==> flow/design.v <==
module control_unit(
    input wire [7:0] instr,          
    input wire [2:0] state,          
    input wire zf,                   
    input wire reset,                
    output reg [2:0] next_state,     
    output reg pc_we,                
    output reg pc_sel,               
    output reg pc_jmp_sel,           
    output reg [3:0] pc_offset,      
    output reg addr_sel,             
    output reg [3:0] addr_offset,    
    output reg mem_sel,              
    output reg mem_we,               
    output reg [2:0] alu_opcode,     
    output reg alu_sel_a,            
    output reg alu_sel_b,            
    output reg alu_we,               
    output reg zf_we,                
    output reg ir_we,                
    output reg a_sel,                
    output reg a_we,                 
    output reg b_sel,                
    output reg b_we,                 
    output reg halt                  
);
    localparam ADD    = 3'b000;
    localparam AND    = 3'b001;
    localparam NOT    = 3'b010;
    localparam LOAD   = 3'b011;
    localparam STORE  = 3'b100;
    localparam JUMP   = 3'b101;
    localparam JUMPz  = 3'b110;
    localparam HALT   = 3'b111;
    localparam FETCH      = 3'b000; 
    localparam DECODE     = 3'b001;
    localparam EXECUTE    = 3'b010;
    localparam MEMORY     = 3'b011;
    localparam WRITEBACK  = 3'b100;
    localparam HALT_STATE = 3'b101;
    localparam IDLE       = 3'b110;
    always @(*) begin
        pc_we = 0;               
        pc_sel = 0;              
        pc_jmp_sel = 0;          
        pc_offset = 4'b0000;     
        addr_sel = 0;            
        addr_offset = 4'b0000;   
        mem_sel = 0;             
        mem_we = 0;              
        alu_opcode = 3'b000;     
        alu_sel_a = 0;           
        alu_sel_b = 0;           
        alu_we = 0;              
        zf_we = 0;               
        ir_we = 0;               
        a_sel = 0;               
        a_we = 0;                
        b_sel = 0;               
        b_we = 0;                
        halt = 0;                
        next_state = FETCH;      
        if (reset) begin
            next_state = FETCH;      
        end
        else begin
            case (state)
                FETCH: begin                     
                    next_state = DECODE;         
                    pc_we = 1;                   
                    ir_we = 1;                   
                end
                DECODE: begin    
                    case (instr[7:5])       
                        ADD, AND, NOT, JUMP, JUMPz: begin
                            next_state = EXECUTE;       
                        end
                        LOAD, STORE: begin
                            next_state = MEMORY;
                        end
                        HALT: begin
                            next_state = HALT_STATE;
                        end
                    endcase
                end
                EXECUTE: begin                           
                    case (instr[7:5])
                        ADD, AND: begin
                            alu_opcode = instr[7:5];     
                            alu_sel_a = instr[3];        
                            alu_sel_b = instr[2];        
                            alu_we = 1;                  
                            zf_we = 1;                   
                            next_state = WRITEBACK;
                        end
                        NOT: begin
                            alu_opcode = instr[7:5];     
                            alu_sel_a = instr[3];        
                            alu_we = 1;                  
                            zf_we = 1;                   
                            next_state = WRITEBACK;
                        end
                        JUMP: begin
                            pc_jmp_sel = instr[4];       
                            pc_offset = instr[3:0];      
                            pc_sel = 1;                  
                            pc_we = 1;                   
                            next_state = IDLE;
                        end
                        JUMPz: begin
                            if (zf == 1) begin
                                pc_jmp_sel = instr[4];   
                                pc_offset = instr[3:0];  
                                pc_sel = 1;              
                                pc_we = 1;               
                            end
                            next_state = IDLE;
                        end
                    endcase
                end
                MEMORY: begin                                    
                    case (instr[7:5])
                        LOAD: begin
                            addr_offset = instr[3:0];    
                            addr_sel = 1;                
                            next_state = WRITEBACK;
                        end
                        STORE: begin
                            addr_offset = instr[3:0];    
                            addr_sel = 1;                
                            mem_sel = instr[4];          
                            mem_we = 1;                  
                            next_state = IDLE;
                        end
                    endcase
                end
                WRITEBACK: begin                         
                    case (instr[7:5])
                        ADD, AND, NOT: begin
                            if (instr[4] == 0) begin
                                a_sel = 1;               
                                a_we = 1;                
                            end else begin
                                b_sel = 1;               
                                b_we = 1;                
                            end
                            next_state = FETCH;
                        end
                        LOAD: begin
                            if (instr[4] == 0) begin
                                a_we = 1;            
                            end else begin
                                b_we = 1;            
                            end
                            next_state = FETCH;
                        end
                    endcase
                end 
                HALT_STATE: begin
                    halt = 1;
                    next_state = HALT_STATE;
                end
                IDLE: begin
                    next_state = FETCH;
                end
            endcase
        end
    end
endmodule
module alu(
    input wire [2:0] opcode,         
    input wire [7:0] a,              
    input wire [7:0] b,              
    output reg [7:0] y,              
    output reg zf                    
);
    localparam ADD = 3'b000;         
    localparam AND = 3'b001;         
    localparam NOT = 3'b010;         
always @(*) begin
    zf = 0;
    case (opcode)
        ADD: begin             
            y = a + b;
        end
        AND: begin              
            y = a & b;
        end
        NOT: begin              
            y = ~a;
        end
        default: begin               
            y = 8'b00000000;
        end
    endcase
    if (y == 8'b00000000) begin
        zf = 1;
    end
end
endmodule
module register #(
    parameter WIDTH = 8
)(
    input wire clk,                  
    input wire rst,                  
    input wire we,                   
    input wire [WIDTH-1:0] d,        
    output reg [WIDTH-1:0] q         
);
    always @(posedge clk) begin      
        if (rst) begin
            q <= {WIDTH{1'b0}};      
        end else if (we) begin
            q <= d;                  
        end
    end
endmodule
module mux_2to1 (
    input wire [7:0] in0,    
    input wire [7:0] in1,    
    input wire sel,          
    output wire [7:0] out    
);
    assign out = sel ? in1 : in0;
endmodule
module adder(
    input wire [7:0] a,
    input wire [7:0] b,
    output wire [7:0] sum
);
    assign sum = a + b;
endmodule
module zext(
    input wire [3:0] in,
    output wire [7:0] out
);
assign out = {4'b0000, in};
endmodule
module cpu_8b(
    input wire clk,
    input wire rst,
    output wire halt,
    output wire mem_we,
    output wire [7:0] mem_addr,
    output wire [7:0] mem_wdata,
    input wire [7:0] mem_rdata
);
    wire [7:0] mem_d_i;
    wire [7:0] mem_d_o;
    assign mem_wdata = mem_d_i;
    assign mem_d_o = mem_rdata;
    wire [2:0] alu_opcode;
    wire [7:0] alu_a;
    wire [7:0] alu_b;
    wire a_we;
    wire [7:0] a_reg_i;
    wire [7:0] a_reg_o;
    wire b_we;
    wire [7:0] b_reg_i;
    wire [7:0] b_reg_o;
    wire alu_we;
    wire [7:0] alu_res_next;
    wire [7:0] alu_res;
    wire zf_we;
    wire zf_next;
    wire zf;
    wire ir_we;
    wire [7:0] instr;
    wire [2:0] next_state;
    wire [2:0] state;
    wire pc_we;
    wire [7:0] pc_next;
    wire [7:0] pc;
    wire alu_sel_a;
    wire alu_sel_b;
    wire a_sel;
    wire b_sel;
    wire mem_sel;
    wire [7:0] offset_addr;
    wire addr_sel;
    wire [7:0] addr_offset_zext;
    wire [3:0] addr_offset;
    wire [3:0] pc_offset;
    wire [7:0] pc_offset_zext;
    wire [7:0] inc_pc;
    wire [7:0] new_pc;
    wire pc_sel;
    wire [7:0] jmp_reg_val;
    wire pc_jmp_sel;
    control_unit cpu_control(
        .instr(instr),
        .state(state),
        .zf(zf),
        .reset(rst),
        .next_state(next_state),
        .pc_we(pc_we),
        .pc_sel(pc_sel),
        .pc_jmp_sel(pc_jmp_sel),
        .pc_offset(pc_offset),
        .addr_sel(addr_sel),
        .addr_offset(addr_offset),
        .mem_sel(mem_sel),
        .mem_we(mem_we),
        .alu_opcode(alu_opcode),
        .alu_sel_a(alu_sel_a),
        .alu_sel_b(alu_sel_b),
        .alu_we(alu_we),
        .zf_we(zf_we),
        .ir_we(ir_we),
        .a_sel(a_sel),
        .a_we(a_we),
        .b_sel(b_sel),
        .b_we(b_we),
        .halt(halt)
    );
    alu alu_unit(
        .opcode(alu_opcode),
        .a(alu_a),
        .b(alu_b),
        .y(alu_res_next),
        .zf(zf_next)
    );
    register #(.WIDTH(8)) a_register(
        .clk(clk),
        .rst(rst),
        .we(a_we),
        .d(a_reg_i),
        .q(a_reg_o)
    );
    register #(.WIDTH(8)) b_register(
        .clk(clk),
        .rst(rst),
        .we(b_we),
        .d(b_reg_i),
        .q(b_reg_o)
    );
    register #(.WIDTH(8)) alu_register(
        .clk(clk),
        .rst(rst),
        .we(alu_we),
        .d(alu_res_next),
        .q(alu_res)
    );
    register #(.WIDTH(1)) zf_register(
        .clk(clk),
        .rst(rst),
        .we(zf_we),
        .d(zf_next),
        .q(zf)
    );
    register #(.WIDTH(8)) instruction_register(
        .clk(clk),
        .rst(rst),
        .we(ir_we),
        .d(mem_d_o),
        .q(instr)
    );
    register #(.WIDTH(3)) state_register(
        .clk(clk),
        .rst(rst),
        .we(1'b1),
        .d(next_state),
        .q(state)
    );
    register #(.WIDTH(8)) program_counter(
        .clk(clk),
        .rst(rst),
        .we(pc_we),
        .d(pc_next),
        .q(pc)
    );
    mux_2to1 alu_a_mux(
        .in0(a_reg_o),
        .in1(b_reg_o),
        .sel(alu_sel_a),
        .out(alu_a)
    );
    mux_2to1 alu_b_mux(
        .in0(a_reg_o),
        .in1(b_reg_o),
        .sel(alu_sel_b),
        .out(alu_b)
    );
    mux_2to1 a_register_mux(
        .in0(mem_d_o),
        .in1(alu_res),
        .sel(a_sel),
        .out(a_reg_i)
    );
    mux_2to1 b_register_mux(
        .in0(mem_d_o),
        .in1(alu_res),
        .sel(b_sel),
        .out(b_reg_i)
    );
    mux_2to1 mem_data_mux(
        .in0(a_reg_o),
        .in1(b_reg_o),
        .sel(mem_sel),
        .out(mem_d_i)
    );
    mux_2to1 mem_addr_mux(
        .in0(pc),
        .in1(offset_addr),
        .sel(addr_sel),
        .out(mem_addr)
    );
    adder addr_adder(
        .a(addr_offset_zext),
        .b(pc),
        .sum(offset_addr)
    );
    zext addr_zext(
        .in(addr_offset),
        .out(addr_offset_zext)
    );
    zext pc_zext(
        .in(pc_offset),
        .out(pc_offset_zext)
    );
    mux_2to1 pc_mux(
        .in0(inc_pc),
        .in1(new_pc),
        .sel(pc_sel),
        .out(pc_next)
    );
    adder inc_pc_adder(
        .a(pc),
        .b(8'b00000001),
        .sum(inc_pc)
    );
    adder new_pc_adder(
        .a(pc_offset_zext),
        .b(jmp_reg_val),
        .sum(new_pc)
    );
    mux_2to1 jump_mux(
        .in0(a_reg_o),
        .in1(b_reg_o),
        .sel(pc_jmp_sel),
        .out(jmp_reg_val)
    );
endmodule
# Step by step through the tools: cpu_8b
# The steps from the RTL of cpu_8b to its reports follow in flow order.
# Line numbers count from 1 in the design file above.
# Operators: Yosys type, input widths -> output width; for muxes data width and select width s.
# Library cell names are shortened.
# Not given: n/a
# inputs
design,cpu_8b
clock,clk
library,sky130hd
lib_corner,tt_025C_1v80

# After elaboration
# Counts by Yosys on the flattened word-level netlist (proc, flatten, opt, wreduce; memories kept). Print and check cells are left out. Cells with the same type and inputs are merged into one.
# Memory sizes are those after Yosys's memory passes, which may raise the word count (mostly to a power of two), join words into wider ones and drop unused or constant bits.
# word_totals
memories,1
clocked_rd_ports_x_width,3
register_bits,44
out_inout_bits,18
romBits,24
inputBits,10
# classes
bitwise,2
n_mux,71
n_eq,13
n_reduce_logical,9
n_addsub,4
# memory_table
memory,size,width,rd,write_ports,line_no,text
(name not given),8,3,1,0,74,case (instr[7:5])
# op_table
op,n
$mux 8,8
$mux 1,44
$pmux 8 s3,1
$mux 4,6
$add 4x8->8,2
$eq 3x2->1 const B,5
$eq 3x3->1 const B,5
$pmux 3 s5,1
$mux 3,5
$pmux 3 s2,2
$eq 3x1->1 const B,3
$logic_not 3->1,3
$add 8x1->8 const B,1
$add 8x8->8,1
$and 8x8->8,1
$not 8->8,1
$logic_not 8->1,1
$pmux 4 s2,1
$reduce_or 2->1,3
$pmux 1 s2,3
$reduce_or 4->1,1
$reduce_or 3->1,1

# Longest topological paths
# Yosys ltp: most cells in a row. Word level: on the elaborated netlist, between registers, memories and ports. Mapped: between sequential cells and ports; inverters and the memories' decode and read muxes count.
# depth
ltp_word,10
ABC_AREA,0
ltp_mapped,16

# After synthesis
# Yosys stat after the flow's synthesis: flattened, memories mapped to cells. It holds for the ABC_AREA given above (unset counts as 0); a run with the other value may have another netlist.
# The area totals of this step are shown rounded.
# synth_totals
buf_cells,23
stdcells,462
sequential_area_um2,940.9
yosys_area_um2,3654
flip_flops,47
# by_type
type,n,area_total_um2
dfxtp_1,47,940.902
mux2_2,24,270.259
nor2_1,61,228.97
ha_1,18,225.216
nand2_1,55,206.448
mux2i_1,19,190.182
a211oi_1,22,165.158
a21oi_1,27,135.13
xnor2_1,12,105.101
o21ai_0,20,100.096
inv_1,21,78.826
nand3_1,14,70.067
nor2b_1,10,62.56
xor2_1,7,61.309
fa_1,3,60.058
clkbuf_1,13,48.797
and2_1,7,43.792
nor3_1,7,35.034
# Other cell types: 46; their cells: 75.
# By module: a second synthesis without flattening, with its own total; a netlist apart from the flattened one above.
# hier_totals
hier_cells,505
hier_area_um2,4725
# Rows give one instance, submodules left out.
# modules
module,n_cells,area_um2,instances,mod_seq_area_um2
register (WIDTH=8),26,285.3,5,160.2
mux_2to1,9,131.4,8,0.0
adder,42,331.6,3,0.0
alu,77,559.3,1,0.0
control_unit,68,422.9,1,0.0
zext,9,63.8,2,0.0
register (WIDTH=3),9,101.3,1,60.1
register (WIDTH=1),3,33.8,1,20.0
cpu_8b,2,7.5,1,0.0

# Timing after synthesis
# OpenSTA on the mapped netlist: ideal clock, no wires. The path of least setup slack (recovery checks aside). Input and output delay are each 20% of the period. Register names are those of the netlist, which keeps one name where synthesis merged equal registers.
# synth_path
path_type,input to register
from,input port rst
to,register zf_register.q
setup_ns,0.084
input_delay_ns,1.000
driving_pins,15
path_delay_ns,3.358
n_path_buf,1
t_arrival_ns,4.274
path_slack_ns,0.641
tclk_ns,5.0
period_less_setup_slack_ns,4.359
# "path_delay_ns" = arrival - input delay + setup time.
# "driving_pins": output pins that drive a net of the path, with the launching flip-flop's if there is one; two outputs of one cell count as two.
# "period_less_setup_slack_ns" = period - worst setup slack (recovery checks aside). The figure is calculated, with input and output delays left at 20% of the set period.
# The rows between start and end are the longest chain of elaborated cells between them; the timing report does not say that the signal goes this way. Where chains are equally long, one stands for them.
# Each line given opens the expression or statement behind the cell; cells for indexed reads and writes are added by Yosys, which also makes memories of some case tables.
# synth_between
cell_sequence,or3_1 buf_4 nor2_8 nand3_1 mux2_2 ha_1 inv_1 fa_1 nand2b_1 a21o_1 nand2_1 o21ai_0 or4b_1 or4_1 o31ai_2
elab_chain_cells,6
cells_between,15
lines_between,7
classes_between,add/sub (1); eq/ne (2); mux (8); logic (2); reduce/logical (2)
# synth_lines
element,line_no,text
from (decl),241,"input wire rst,"
$mux 1,63,if (reset) begin
$mux 8,224,assign out = sel ? in1 : in0;
$add 8x8->8,184,y = a + b;
$pmux 8 s3,182,case (opcode)
$logic_not 8->1,196,if (y == 8'b00000000) begin
$mux 1,196,
to (assign),212,q <= {WIDTH{1'b0}};
to (assign),214,q <= d;
to (decl),208,output reg [WIDTH-1:0] q

# Path in the finished layout
# Path of least setup slack in the final report of record 1 (OpenROAD, finished layout, wires in). Where an end is a register, its clock arrival counts in the times.
# layout_path
path_type,input to output
from,input port rst
to,output port mem_addr[5]
tclk_ns,4.8
input_delay_ns,0.96
driving_pins,14
path_slack_ns,0.20
n_path_buf,3
t_arrival_ns,3.64
# The rows between start and end are the longest chain of elaborated cells between them; the timing report does not say that the signal goes this way. Where chains are equally long, one stands for them.
# layout_between
cell_sequence,clkdlybuf4s50_1 nor2_1 nand2_1 nor2b_2 buf_4 nand2_1 inv_1 ha_1 a21o_1 a21oi_2 o21ai_0 nand3_1 xnor2_1 clkdlybuf4s50_1
elab_chain_cells,3
cells_between,4
lines_between,3
classes_between,add/sub (1); mux (3)
# layout_lines
element,line_no,text
from (decl),241,"input wire rst,"
$mux 4,63,if (reset) begin
$add 4x8->8,231,assign sum = a + b;
$mux 8,224,assign out = sel ? in1 : in0;
to (decl),244,"output wire [7:0] mem_addr,"

# Module cpu_8b, platform sky130hd: 6 stored runs of the flow (Yosys, OpenROAD) with differing settings, in no particular order. Input and output delays are each 20% of the period that was set; the output load is 0.01 pF.
# "timing.achieved_period_ns" means the clock period less the worst setup slack. The figure is calculated, with input and output delays left at 20% of the set period.
# "worst_path_time_ns": the worst setup path's part of the clock period (all of it between registers, 20% less for each end at a port) less its slack. A launch clock that arrives late makes it longer, a capture clock that arrives late makes it shorter.
# "power_total_w" is the tool's figure for a default switching activity; nothing was simulated.
# Values from the reports are rounded here.
# Settings: . = not set for that run.
# Among the results, . means that no value is shown for the run.
run name,CORE_UTILIZATION,period_ns,CAP_MARGIN,CORE_MARGIN,SLEW_MARGIN,CELL_PAD_IN_SITES_DETAIL_PLACEMENT,CTS_CLUSTER_DIAMETER,GPL_ROUTABILITY_DRIVEN,GPL_TIMING_DRIVEN,PLACE_DENSITY_LB_ADDON,SETUP_SLACK_MARGIN,TNS_END_PERCENT,CTS_CLUSTER_SIZE,MAX_ROUTING_LAYER,ABC_AREA,CORE_ASPECT_RATIO,HOLD_SLACK_MARGIN,CELL_PAD_IN_SITES_GLOBAL_PLACEMENT,die_footprint_um2,total_negative_slack_ns,ws_setup_ns,worst_path_time_ns,timing.worst_path_kind,final_util_pct,synth_chip_area_um2,timing.achieved_period_ns,power_total_w,final_cell_area_um2,timing.hold.ws_ns
record 1,68,4.8,20,2,20,.,.,.,.,.,.,.,.,.,.,.,.,.,5975,0.000,0.204,2.68,input to output,80.8,3654,4.596,0.001093,4154,0.479
record 2,71,7.82,20,2,10,1,386,0,0,0.19,1.1,5,.,.,.,.,.,.,.,.,.,.,.,.,.,.,.,.,.
record 3,38,5.0,20,2,20,.,.,0,.,.,.,90,50,met5,.,.,.,.,10420,0.000,0.235,2.77,input to output,45.6,3654,4.765,0.001104,4229,0.477
record 4,41,4.38,25,4,35,.,108,1,1,0.2,.,.,.,met4,1,1.07,0.25,.,10520,0.000,0.178,2.45,input to output,48.1,3665,4.202,0.001255,4168,0.491
record 5,21,4.38,25,4,35,.,108,1,0,0.2,0.22,50,.,met5,0,0.87,0.25,3,19580,0.000,0.272,3.23,input to register,27.0,3654,4.108,0.001387,4561,0.471
record 6,21,4.38,25,4,35,.,108,1,0,0.2,0.22,5,.,met4,0,0.87,0.25,3,19580,0.000,0.311,3.19,input to register,27.0,3654,4.069,0.001383,4557,0.474
# Record 2: no results, placement failed with DPL-0033
